==> flow/design.v <==
module adder16_7 (
    input [5:0] alufn,
    input [15:0] a,
    input [15:0] b,
    output reg [15:0] out,
    output reg z,
    output reg n,
    output reg v
  );
  reg [15:0] sum;
  reg [15:0] xb;
  always @* begin
    xb = b ^ {5'h10{alufn[0+0-:1]}};
    case (alufn[0+1-:2])
      2'h0: begin
        sum = a + b;
      end
      2'h1: begin
        sum = a - b;
      end
      2'h2: begin
        sum = a * b;
      end
      2'h3: begin
        sum = xb + 1'h1;
      end
      default: begin
        sum = a - b;
      end
    endcase
    v = (a[15+0-:1] & xb[15+0-:1] & ~sum[15+0-:1]) | (~a[15+0-:1] & ~xb[15+0-:1] & sum[15+0-:1]);
    n = sum[15+0-:1];
    z = (~|sum);
    out = sum;
  end
endmodule
module boolean16_9 (
    input [5:0] alufn,
    input [15:0] a,
    input [15:0] b,
    output reg [15:0] out
  );
  always @* begin
    case (alufn[0+3-:4])
      4'h8: begin
        out = a & b;
      end
      4'he: begin
        out = a | b;
      end
      4'h6: begin
        out = a ^ b;
      end
      4'ha: begin
        out = a;
      end
      default: begin
        out = 16'h0000;
      end
    endcase
  end
endmodule
module compare16_10 (
    input [5:0] alufn,
    input z,
    input v,
    input n,
    output reg [15:0] out
  );
  always @* begin
    case (alufn[1+1-:2])
      2'h1: begin
        out = z;
      end
      2'h2: begin
        out = n ^ v;
      end
      2'h3: begin
        out = z | (n ^ v);
      end
      default: begin
        out = 1'h0;
      end
    endcase
  end
endmodule
module shifter16_8 (
    input [15:0] a,
    input [15:0] b,
    input [5:0] alufn,
    output reg [15:0] out
  );
  always @* begin
    case (alufn[0+1-:2])
      2'h0: begin
        out = a <<< b[0+4-:5];
      end
      2'h1: begin
        out = a >>> b[0+4-:5];
      end
      2'h3: begin
        out = $signed(a) >>> b[0+4-:5];
      end
      default: begin
        out = 1'h0;
      end
    endcase
  end
endmodule
module alu_3 (
    input [5:0] alufn,
    input [15:0] a,
    input [15:0] b,
    output reg [15:0] alu_output
  );
  wire [16-1:0] M_add_out;
  wire [1-1:0] M_add_z;
  wire [1-1:0] M_add_n;
  wire [1-1:0] M_add_v;
  reg [6-1:0] M_add_alufn;
  reg [16-1:0] M_add_a;
  reg [16-1:0] M_add_b;
  adder16_7 add (
    .alufn(M_add_alufn),
    .a(M_add_a),
    .b(M_add_b),
    .out(M_add_out),
    .z(M_add_z),
    .n(M_add_n),
    .v(M_add_v)
  );
  wire [16-1:0] M_shift_out;
  reg [16-1:0] M_shift_a;
  reg [16-1:0] M_shift_b;
  reg [6-1:0] M_shift_alufn;
  shifter16_8 shift (
    .a(M_shift_a),
    .b(M_shift_b),
    .alufn(M_shift_alufn),
    .out(M_shift_out)
  );
  wire [16-1:0] M_bool_out;
  reg [6-1:0] M_bool_alufn;
  reg [16-1:0] M_bool_a;
  reg [16-1:0] M_bool_b;
  boolean16_9 bool (
    .alufn(M_bool_alufn),
    .a(M_bool_a),
    .b(M_bool_b),
    .out(M_bool_out)
  );
  wire [16-1:0] M_comp_out;
  reg [6-1:0] M_comp_alufn;
  reg [1-1:0] M_comp_z;
  reg [1-1:0] M_comp_v;
  reg [1-1:0] M_comp_n;
  compare16_10 comp (
    .alufn(M_comp_alufn),
    .z(M_comp_z),
    .v(M_comp_v),
    .n(M_comp_n),
    .out(M_comp_out)
  );
  always @* begin
    M_add_a = a;
    M_add_b = b;
    M_add_alufn = alufn;
    if (alufn[5:4] == 2'h3) begin
      M_add_alufn[1:0] = 2'h1;
    end
    M_comp_v = M_add_v;
    M_comp_n = M_add_n;
    M_comp_z = M_add_z;
    M_comp_alufn = alufn;
    M_bool_a = a;
    M_bool_b = b;
    M_bool_alufn = alufn;
    M_shift_a = a;
    M_shift_b = b;
    M_shift_alufn = alufn;
    case (alufn[4+1-:2])
      2'h0: begin
        alu_output = M_add_out;
      end
      2'h1: begin
        alu_output = M_bool_out;
      end
      2'h2: begin
        alu_output = M_shift_out;
      end
      2'h3: begin
        alu_output = M_comp_out;
      end
      default: begin
        alu_output = 16'h0000;
      end
    endcase
  end
endmodule
module alu16_top (
    input clk,
    input [5:0] alufn,
    input [15:0] a,
    input [15:0] b,
    output reg [15:0] y
  );
  reg [5:0] alufn_q;
  reg [15:0] a_q;
  reg [15:0] b_q;
  wire [15:0] alu_out;
  alu_3 alu (
    .alufn(alufn_q),
    .a(a_q),
    .b(b_q),
    .alu_output(alu_out)
  );
  always @(posedge clk) begin
    alufn_q <= alufn;
    a_q <= a;
    b_q <= b;
    y <= alu_out;
  end
endmodule
Ticket comment

## Step by step through the tools: alu16_top

Each step is given for the RTL above and for the edited RTL.
"before" refers to lines of the RTL above, "after" to lines of the edited file.
"difference" is "after" less "before", of the values as shown; "relative change" is that difference over "before", in percent.
Operators: Yosys type, input widths -> output width; for muxes data width and select width s.
Library cell names are shortened.
The mark -- stands for no value.

| set-up | value |
|---|---|
| top module | alu16_top |
| clock input | clk |
| library | sky130hd |
| library corner | tt_025C_1v80 |

## Diff

The edit as a unified diff against the file above.
The edited RTL no longer does the same as the RTL above: the edit was made by script, with no optimisation intended.

```diff
@@ -144,10 +144,13 @@
   reg [16-1:0] M_bool_a;
   reg [16-1:0] M_bool_b;
+  wire [16-1:0] M_bool_out_a, M_bool_out_b;
   boolean16_9 bool (
     .alufn(M_bool_alufn),
     .a(M_bool_a),
     .b(M_bool_b),
-    .out(M_bool_out)
-  );
+    .out(M_bool_out_a)
+  );
+  boolean16_9 bool_alt (.alufn(M_bool_alufn), .a(~M_bool_a), .b(M_bool_b), .out(M_bool_out_b));
+  assign M_bool_out = M_bool_out_a ^ M_bool_out_b;
   wire [16-1:0] M_comp_out;
   reg [6-1:0] M_comp_alufn;
```

## After elaboration

Yosys after proc, flatten, opt, wreduce and memory -nomap, before mapping. Enables and synchronous resets that opt folds into registers are not counted as muxes. Memory bits, and registers merged into a memory's read port (data or address), are not among the register bits. Print and check cells are not counted.

Word-level totals:

| what | before | after | difference | relative change (%) |
|---|---|---|---|---|
| bits in registers | 54 | 54 | 0 | 0.00 |
| cells after elaboration | 51 | 57 | +6 | +11.76 |
| bits of input ports | 39 | 39 | 0 | 0.00 |
| output and inout bits | 16 | 16 | 0 | 0.00 |

Operators by class:

| what | before | after | difference | relative change (%) |
|---|---|---|---|---|
| reduce/logical cells | 5 | 5 | 0 | 0.00 |
| shifts and indexed selects | 3 | 3 | 0 | 0.00 |
| multiplexer cells | 6 | 7 | +1 | +16.67 |
| add/sub/neg operators | 3 | 3 | 0 | 0.00 |
| multipliers | 1 | 1 | 0 | 0.00 |
| eq/ne operators | 15 | 15 | 0 | 0.00 |
| bitwise operators | 14 | 19 | +5 | +35.71 |

Operators with widths:

| cell | before | after | difference | relative change (%) |
|---|---|---|---|---|
| $xor 16x16->16 | 2 | 4 | +2 | +100.00 |
| $pmux 16 s4 | 3 | 4 | +1 | +33.33 |
| $and 16x16->16 | 1 | 2 | +1 | +100.00 |
| $or 16x16->16 | 1 | 2 | +1 | +100.00 |
| $not 16->16 | 0 | 1 | +1 | -- |

Operator kinds equal on both sides are left out: 20.

## Logic depth

Yosys ltp: most cells in a row. Word level: on the elaborated netlist, between registers, memories and ports. Mapped: between sequential cells and ports; inverters and the memories' decode and read muxes count.

Logic depth:

| what | before | after | difference | relative change (%) |
|---|---|---|---|---|
| depth in word-level cells | 12 | 12 | 0 | 0.00 |
| ABC_AREA | 0 | 0 | -- | -- |
| gate-level depth with buffers | 26 | 26 | 0 | 0.00 |
| mapped depth without buffers | 23 | 24 | +1 | +4.35 |

## Mapped cells and area

Source: synth_stat.txt of the flow (Yosys; design flattened, memories mapped). It holds for the ABC_AREA given above (unset counts as 0); a run with the other value may have another netlist.

Cells by type:

| cell type | before | after | difference | relative change (%) |
|---|---|---|---|---|
| ha_1 | 98 | 129 | +31 | +31.63 |
| clkbuf_1 | 44 | 65 | +21 | +47.73 |
| nor2_1 | 130 | 148 | +18 | +13.85 |
| a221oi_1 | 3 | 20 | +17 | +566.67 |
| a21oi_1 | 54 | 67 | +13 | +24.07 |
| nand2_1 | 129 | 141 | +12 | +9.30 |
| nand3_1 | 14 | 25 | +11 | +78.57 |
| buf_2 | 11 | 1 | -10 | -90.91 |
| xor2_1 | 17 | 9 | -8 | -47.06 |
| mux4_2 | 0 | 8 | +8 | -- |
| a22oi_1 | 8 | 15 | +7 | +87.50 |
| and3_1 | 3 | 10 | +7 | +233.33 |
| o2111ai_1 | 1 | 8 | +7 | +700.00 |
| nand2b_1 | 21 | 15 | -6 | -28.57 |
| a31oi_1 | 5 | 11 | +6 | +120.00 |
| a211o_1 | 1 | 7 | +6 | +600.00 |
| xnor2_1 | 57 | 62 | +5 | +8.77 |
| mux2i_1 | 18 | 13 | -5 | -27.78 |

Cell types equal on both sides are left out: 13.
Not every row of either side is listed.

Mapped netlist:

| what | before | after | difference | relative change (%) |
|---|---|---|---|---|
| chip area (Yosys) (sq mm) | 0.0090312 | 0.0100584 | +0.0010272 | +11.37 |
| flip-flops | 54 | 54 | 0 | 0.00 |
| sequential part of the area (sq mm) | 0.001081 | 0.001081 | 0.000000 | 0.00 |
| standard cells after synthesis | 1172 | 1306 | +134 | +11.43 |
| buffer cells | 66 | 76 | +10 | +15.15 |

By module: a second synthesis without flattening, with its own total; a netlist apart from the flattened one above.

Unflattened totals:

| what | before | after | difference | relative change (%) |
|---|---|---|---|---|
| cell total of the unflattened synthesis | 1178 | 1377 | +199 | +16.89 |
| area (unflattened synthesis) (sq mm) | 0.0101748 | 0.0112032 | +0.0010284 | +10.11 |

Each row is one instance without its submodules.

Modules, before:

| module | seq. area (sq mm) | times used | cells | area (sq mm) |
|---|---|---|---|---|
| adder16_7 | 0 | 1 | 734 | 0.0058318 |
| shifter16_8 | 0 | 1 | 212 | 0.001614 |
| alu16_top | 0.001081 | 1 | 54 | 0.001081 |
| boolean16_9 | 0 | 1 | 138 | 0.001066 |
| alu_3 | 0 | 1 | 22 | 0.0004479 |
| compare16_10 | 0 | 1 | 18 | 0.0001339 |

Modules, after:

| module | seq. area (sq mm) | times used | cells | area (sq mm) |
|---|---|---|---|---|
| adder16_7 | 0 | 1 | 724 | 0.0056554 |
| boolean16_9 | 0 | 2 | 138 | 0.001066 |
| shifter16_8 | 0 | 1 | 212 | 0.001614 |
| alu16_top | 0.001081 | 1 | 54 | 0.001081 |
| alu_3 | 0 | 1 | 93 | 0.0005868 |
| compare16_10 | 0 | 1 | 18 | 0.0001339 |

## Timing after synthesis

OpenSTA on the mapped netlist: ideal clock, no wires. The path of least setup slack (recovery checks aside). Input and output delay are each 20% of the period. Register names are those of the netlist, which keeps one name where synthesis merged equal registers.

Timing after synthesis:

| what | before | after | difference | relative change (%) |
|---|---|---|---|---|
| path kind | reg-to-reg | reg-to-reg | -- | -- |
| start point | register b_q[1] | register b_q[1] | -- | -- |
| end point | register y[0] | register y[0] | -- | -- |
| launch time at the first pin (ns) | 0.000 | 0.000 | 0.000 | -- |
| data arrival time (ns) | 6.144 | 6.774 | +0.630 | +10.25 |
| clock period (ns) | 6.5 | 6.5 | 0.0 | 0.00 |
| path slack (ns) | 0.227 | -0.348 | -0.575 | -- |
| stages on the path | 24 | 26 | +2 | +8.33 |
| delay of the path (ns) | 6.273 | 6.848 | +0.575 | +9.17 |
| data required time (ns) | 6.371 | 6.426 | +0.055 | +0.86 |
| buffers on the path | 3 | 3 | 0 | 0.00 |
| setup time (ns) | 0.129 | 0.074 | -0.055 | -- |
| synthesis period reached (ns) | 6.273 | 6.848 | +0.575 | +9.17 |

"delay of the path" = arrival - input delay + setup time.
"stages on the path" counts driving pins, that of a launching flip-flop among them; a cell with two outputs on the path counts twice.
"synthesis period reached" is the clock period less the worst setup slack; recovery checks do not enter. This is arithmetic on one report: input and output delays are still those of the set period (20% each).
Between the ends stands the longest chain of elaborated cells between them, by number of cells; it is not shown to be the way that was timed. Of several equally long chains one is given.
Each line given opens the expression or statement behind the cell; cells for indexed reads and writes are added by Yosys, which also makes memories of some case tables.

| between the ends, after synthesis, before | value |
|---|---|
| cell sequence | dfxtp_1 > clkbuf_1 > clkbuf_1 > buf_1 > nand2_1 > fa_1 > fa_1 > fa_1 > inv_1 > ha_1 > fa_1 > inv_1 > fa_1 > inv_1 > ha_1 > or4_1 > o22a_1 > a31oi_1 > o21ai_0 > xnor2_1 > nand2_1 > o211ai_2 > a221oi_2 > o41ai_2 |
| cells in the longest elaborated chain | 10 |
| elaborated cells on any way between the ends | 20 |
| those cells by class | add/sub (3); mul (1); shift (3); mux (4); logic (7); reduce/logical (2) |

RTL lines, path after synthesis, before:

| what | RTL line | source |
|---|---|---|
| start: declaration | 209 | `reg [15:0] b_q;` |
| start: assignment | 220 | `b_q <= b;` |
| $xor 16x16->16 | 13 | `xb = b ^ {5'h10{alufn[0+0-:1]}};` |
| $add 16x1->16 | 25 | `sum = xb + 1'h1;` |
| $pmux 16 s4 | 14 | `case (alufn[0+1-:2])` |
| $not 1->1 | 31 | `v = (a[15+0-:1] & xb[15+0-:1] & ~sum[15+0-:1]) \| (~a[15+0-:1] & ~xb[15+0-:1] & sum[15+0-:1]);` |
| $and 1x1->1 | 31 |  |
| $or 1x1->1 | 31 |  |
| $xor 1x1->1 | 79 | `out = z \| (n ^ v);` |
| $or 1x16->16 | 79 |  |
| $pmux 16 s3 | 71 | `case (alufn[1+1-:2])` |
| $pmux 16 s4 | 181 | `case (alufn[4+1-:2])` |
| end: assignment | 221 | `y <= alu_out;` |
| end: declaration | 205 | `output reg [15:0] y` |

| between the ends, after synthesis, after | value |
|---|---|
| cell sequence | dfxtp_1 > clkbuf_1 > clkinv_1 > clkbuf_1 > buf_1 > nor2_1 > fa_1 > inv_1 > fa_1 > fa_1 > inv_1 > ha_1 > fa_1 > inv_1 > fa_1 > inv_1 > ha_1 > or4_1 > a211o_1 > a311oi_1 > xnor2_1 > nand2_1 > o221ai_1 > a2111oi_0 > or4b_1 > a31oi_1 |
| cells in the longest elaborated chain | 10 |
| elaborated cells on any way between the ends | 20 |
| those cells by class | add/sub (3); mul (1); shift (3); mux (4); logic (7); reduce/logical (2) |

RTL lines, path after synthesis, after:

| what | RTL line | source |
|---|---|---|
| start: declaration | 212 | `reg [15:0] b_q;` |
| start: assignment | 223 | `b_q <= b;` |
| $xor 16x16->16 | 13 | `xb = b ^ {5'h10{alufn[0+0-:1]}};` |
| $add 16x1->16 | 25 | `sum = xb + 1'h1;` |
| $pmux 16 s4 | 14 | `case (alufn[0+1-:2])` |
| $not 1->1 | 31 | `v = (a[15+0-:1] & xb[15+0-:1] & ~sum[15+0-:1]) \| (~a[15+0-:1] & ~xb[15+0-:1] & sum[15+0-:1]);` |
| $and 1x1->1 | 31 |  |
| $or 1x1->1 | 31 |  |
| $xor 1x1->1 | 79 | `out = z \| (n ^ v);` |
| $or 1x16->16 | 79 |  |
| $pmux 16 s3 | 71 | `case (alufn[1+1-:2])` |
| $pmux 16 s4 | 184 | `case (alufn[4+1-:2])` |
| end: assignment | 224 | `y <= alu_out;` |
| end: declaration | 208 | `output reg [15:0] y` |

## Worst path after layout

Path of least setup slack in the final report of the runs of pair A (OpenROAD, finished layout, wires in). Where an end is a register, its clock arrival counts in the times.

Timing post-layout:

| what | before | after | difference | relative change (%) |
|---|---|---|---|---|
| path kind | reg-to-reg | reg-to-reg | -- | -- |
| start point | register b_q[3] | register a_q[1] | -- | -- |
| end point | register y[15] | register y[0] | -- | -- |
| launch time at the first pin (ns) | 0.30 | 0.32 | +0.02 | +6.67 |
| data required time (ns) | 6.74 | 6.75 | +0.01 | +0.15 |
| path slack (ns) | 0.23 | 0.18 | -0.05 | -- |
| buffers on the path | 1 | 1 | 0 | 0.00 |
| stages on the path | 22 | 22 | 0 | 0.00 |
| clock period (ns) | 6.5 | 6.5 | 0.0 | 0.00 |
| data arrival time (ns) | 6.51 | 6.57 | +0.06 | +0.92 |
| setup time (ns) | 0.07 | 0.07 | 0.00 | -- |

| between the ends, post-layout, before | value |
|---|---|
| cell sequence | dfxtp_1 > buf_4 > nand2_1 > fa_1 > fa_1 > fa_1 > inv_1 > ha_1 > fa_1 > inv_1 > fa_1 > inv_1 > ha_1 > or4_1 > o22a_1 > a31oi_2 > o21ai_0 > xnor2_1 > nand2_1 > o211ai_1 > o21ai_0 > o21ai_0 |

RTL lines, path post-layout, before:

| what | RTL line | source |
|---|---|---|
| start: declaration | 209 | `reg [15:0] b_q;` |
| start: assignment | 220 | `b_q <= b;` |
| end: assignment | 221 | `y <= alu_out;` |
| end: declaration | 205 | `output reg [15:0] y` |

before: No chain of elaborated cells between the ends is given.

| between the ends, post-layout, after | value |
|---|---|
| cell sequence | dfxtp_1 > inv_2 > nor2_1 > fa_1 > fa_1 > ha_1 > fa_1 > fa_1 > inv_1 > fa_1 > inv_1 > ha_1 > or4_4 > buf_4 > a211o_1 > a311oi_2 > xnor2_1 > nand2_1 > o221ai_2 > a2111oi_2 > or4b_1 > a31oi_1 |

RTL lines, path post-layout, after:

| what | RTL line | source |
|---|---|---|
| start: declaration | 211 | `reg [15:0] a_q;` |
| start: assignment | 222 | `a_q <= a;` |
| end: assignment | 224 | `y <= alu_out;` |
| end: declaration | 208 | `output reg [15:0] y` |

after: No chain of elaborated cells between the ends is given.

## Layout results

Runs of the flow (Yosys, OpenROAD) on both versions; the two runs of a pair have the same settings. The constraints put input and output delay at 20% of the set period each and load the outputs with 0.01 pF.

| flow settings, pair A | value |
|---|---|
| CORE_UTILIZATION | 40 |
| period_ns | 6.5 |
| CAP_MARGIN | 20 |
| CORE_MARGIN | 2 |
| SLEW_MARGIN | 20 |

Final reports, pair A:

| what | before | after | difference | relative change (%) |
|---|---|---|---|---|
| standard-cell area after routing (sq mm) | 0.010191 | 0.0118088 | +0.0016178 | +15.87 |
| clock period reached (ns) | 6.274 | 6.323 | +0.049 | +0.78 |
| total design power (W) | 0.003238 | 0.003663 | +0.000425 | +13.13 |
| chip area after synthesis (Yosys) (sq mm) | 0.0090312 | 0.0100584 | +0.0010272 | +11.37 |
| area inside the die boundary (sq mm) | 0.0237961 | 0.0264306 | +0.0026345 | +11.07 |
| setup total negative slack (ns) | 0.000 | 0.000 | 0.000 | -- |
| post-route utilization | 0.463 | 0.473 | +0.010 | -- |
| final worst hold slack (ns) | 0.734 | 0.633 | -0.101 | -- |
| worst setup slack after layout (ns) | 0.226 | 0.177 | -0.049 | -- |

| flow settings, pair B | value |
|---|---|
| ABC_AREA | 1 |
| CELL_PAD_IN_SITES_GLOBAL_PLACEMENT | 1 |
| CORE_ASPECT_RATIO | 0.78 |
| CORE_UTILIZATION | 54 |
| CTS_CLUSTER_DIAMETER | 267 |
| GPL_TIMING_DRIVEN | 1 |
| MAX_ROUTING_LAYER | met4 |
| PLACE_DENSITY | 0.47 |
| SETUP_SLACK_MARGIN | -0.32 |
| SLEW_MARGIN | 40 |
| TNS_END_PERCENT | 75 |
| period_ns | 4.3 |
| CAP_MARGIN | 20 |
| CORE_MARGIN | 2 |

Final reports, pair B:

| what | before | after | difference | relative change (%) |
|---|---|---|---|---|
| standard-cell area after routing (sq mm) | 0.0123093 | 0.0131939 | +0.0008846 | +7.19 |
| clock period reached (ns) | 5.311 | 5.441 | +0.130 | +2.45 |
| total design power (W) | 0.006707 | 0.006345 | -0.000362 | -5.40 |
| chip area after synthesis (Yosys) (sq mm) | 0.0098344 | 0.0106928 | +0.0008584 | +8.73 |
| area inside the die boundary (sq mm) | 0.0193154 | 0.020952 | +0.0016366 | +8.47 |
| setup total negative slack (ns) | -7.400 | -8.747 | -1.347 | -- |
| post-route utilization | 0.691 | 0.679 | -0.012 | -- |
| final worst hold slack (ns) | 0.709 | 0.759 | +0.050 | -- |
| worst setup slack after layout (ns) | -1.011 | -1.141 | -0.130 | -- |

By "clock period reached" is meant the clock period of the run minus its worst setup slack. This is arithmetic on one report: input and output delays are still those of the set period (20% each).
"total design power" is the tool's figure for a default switching activity; nothing was simulated.
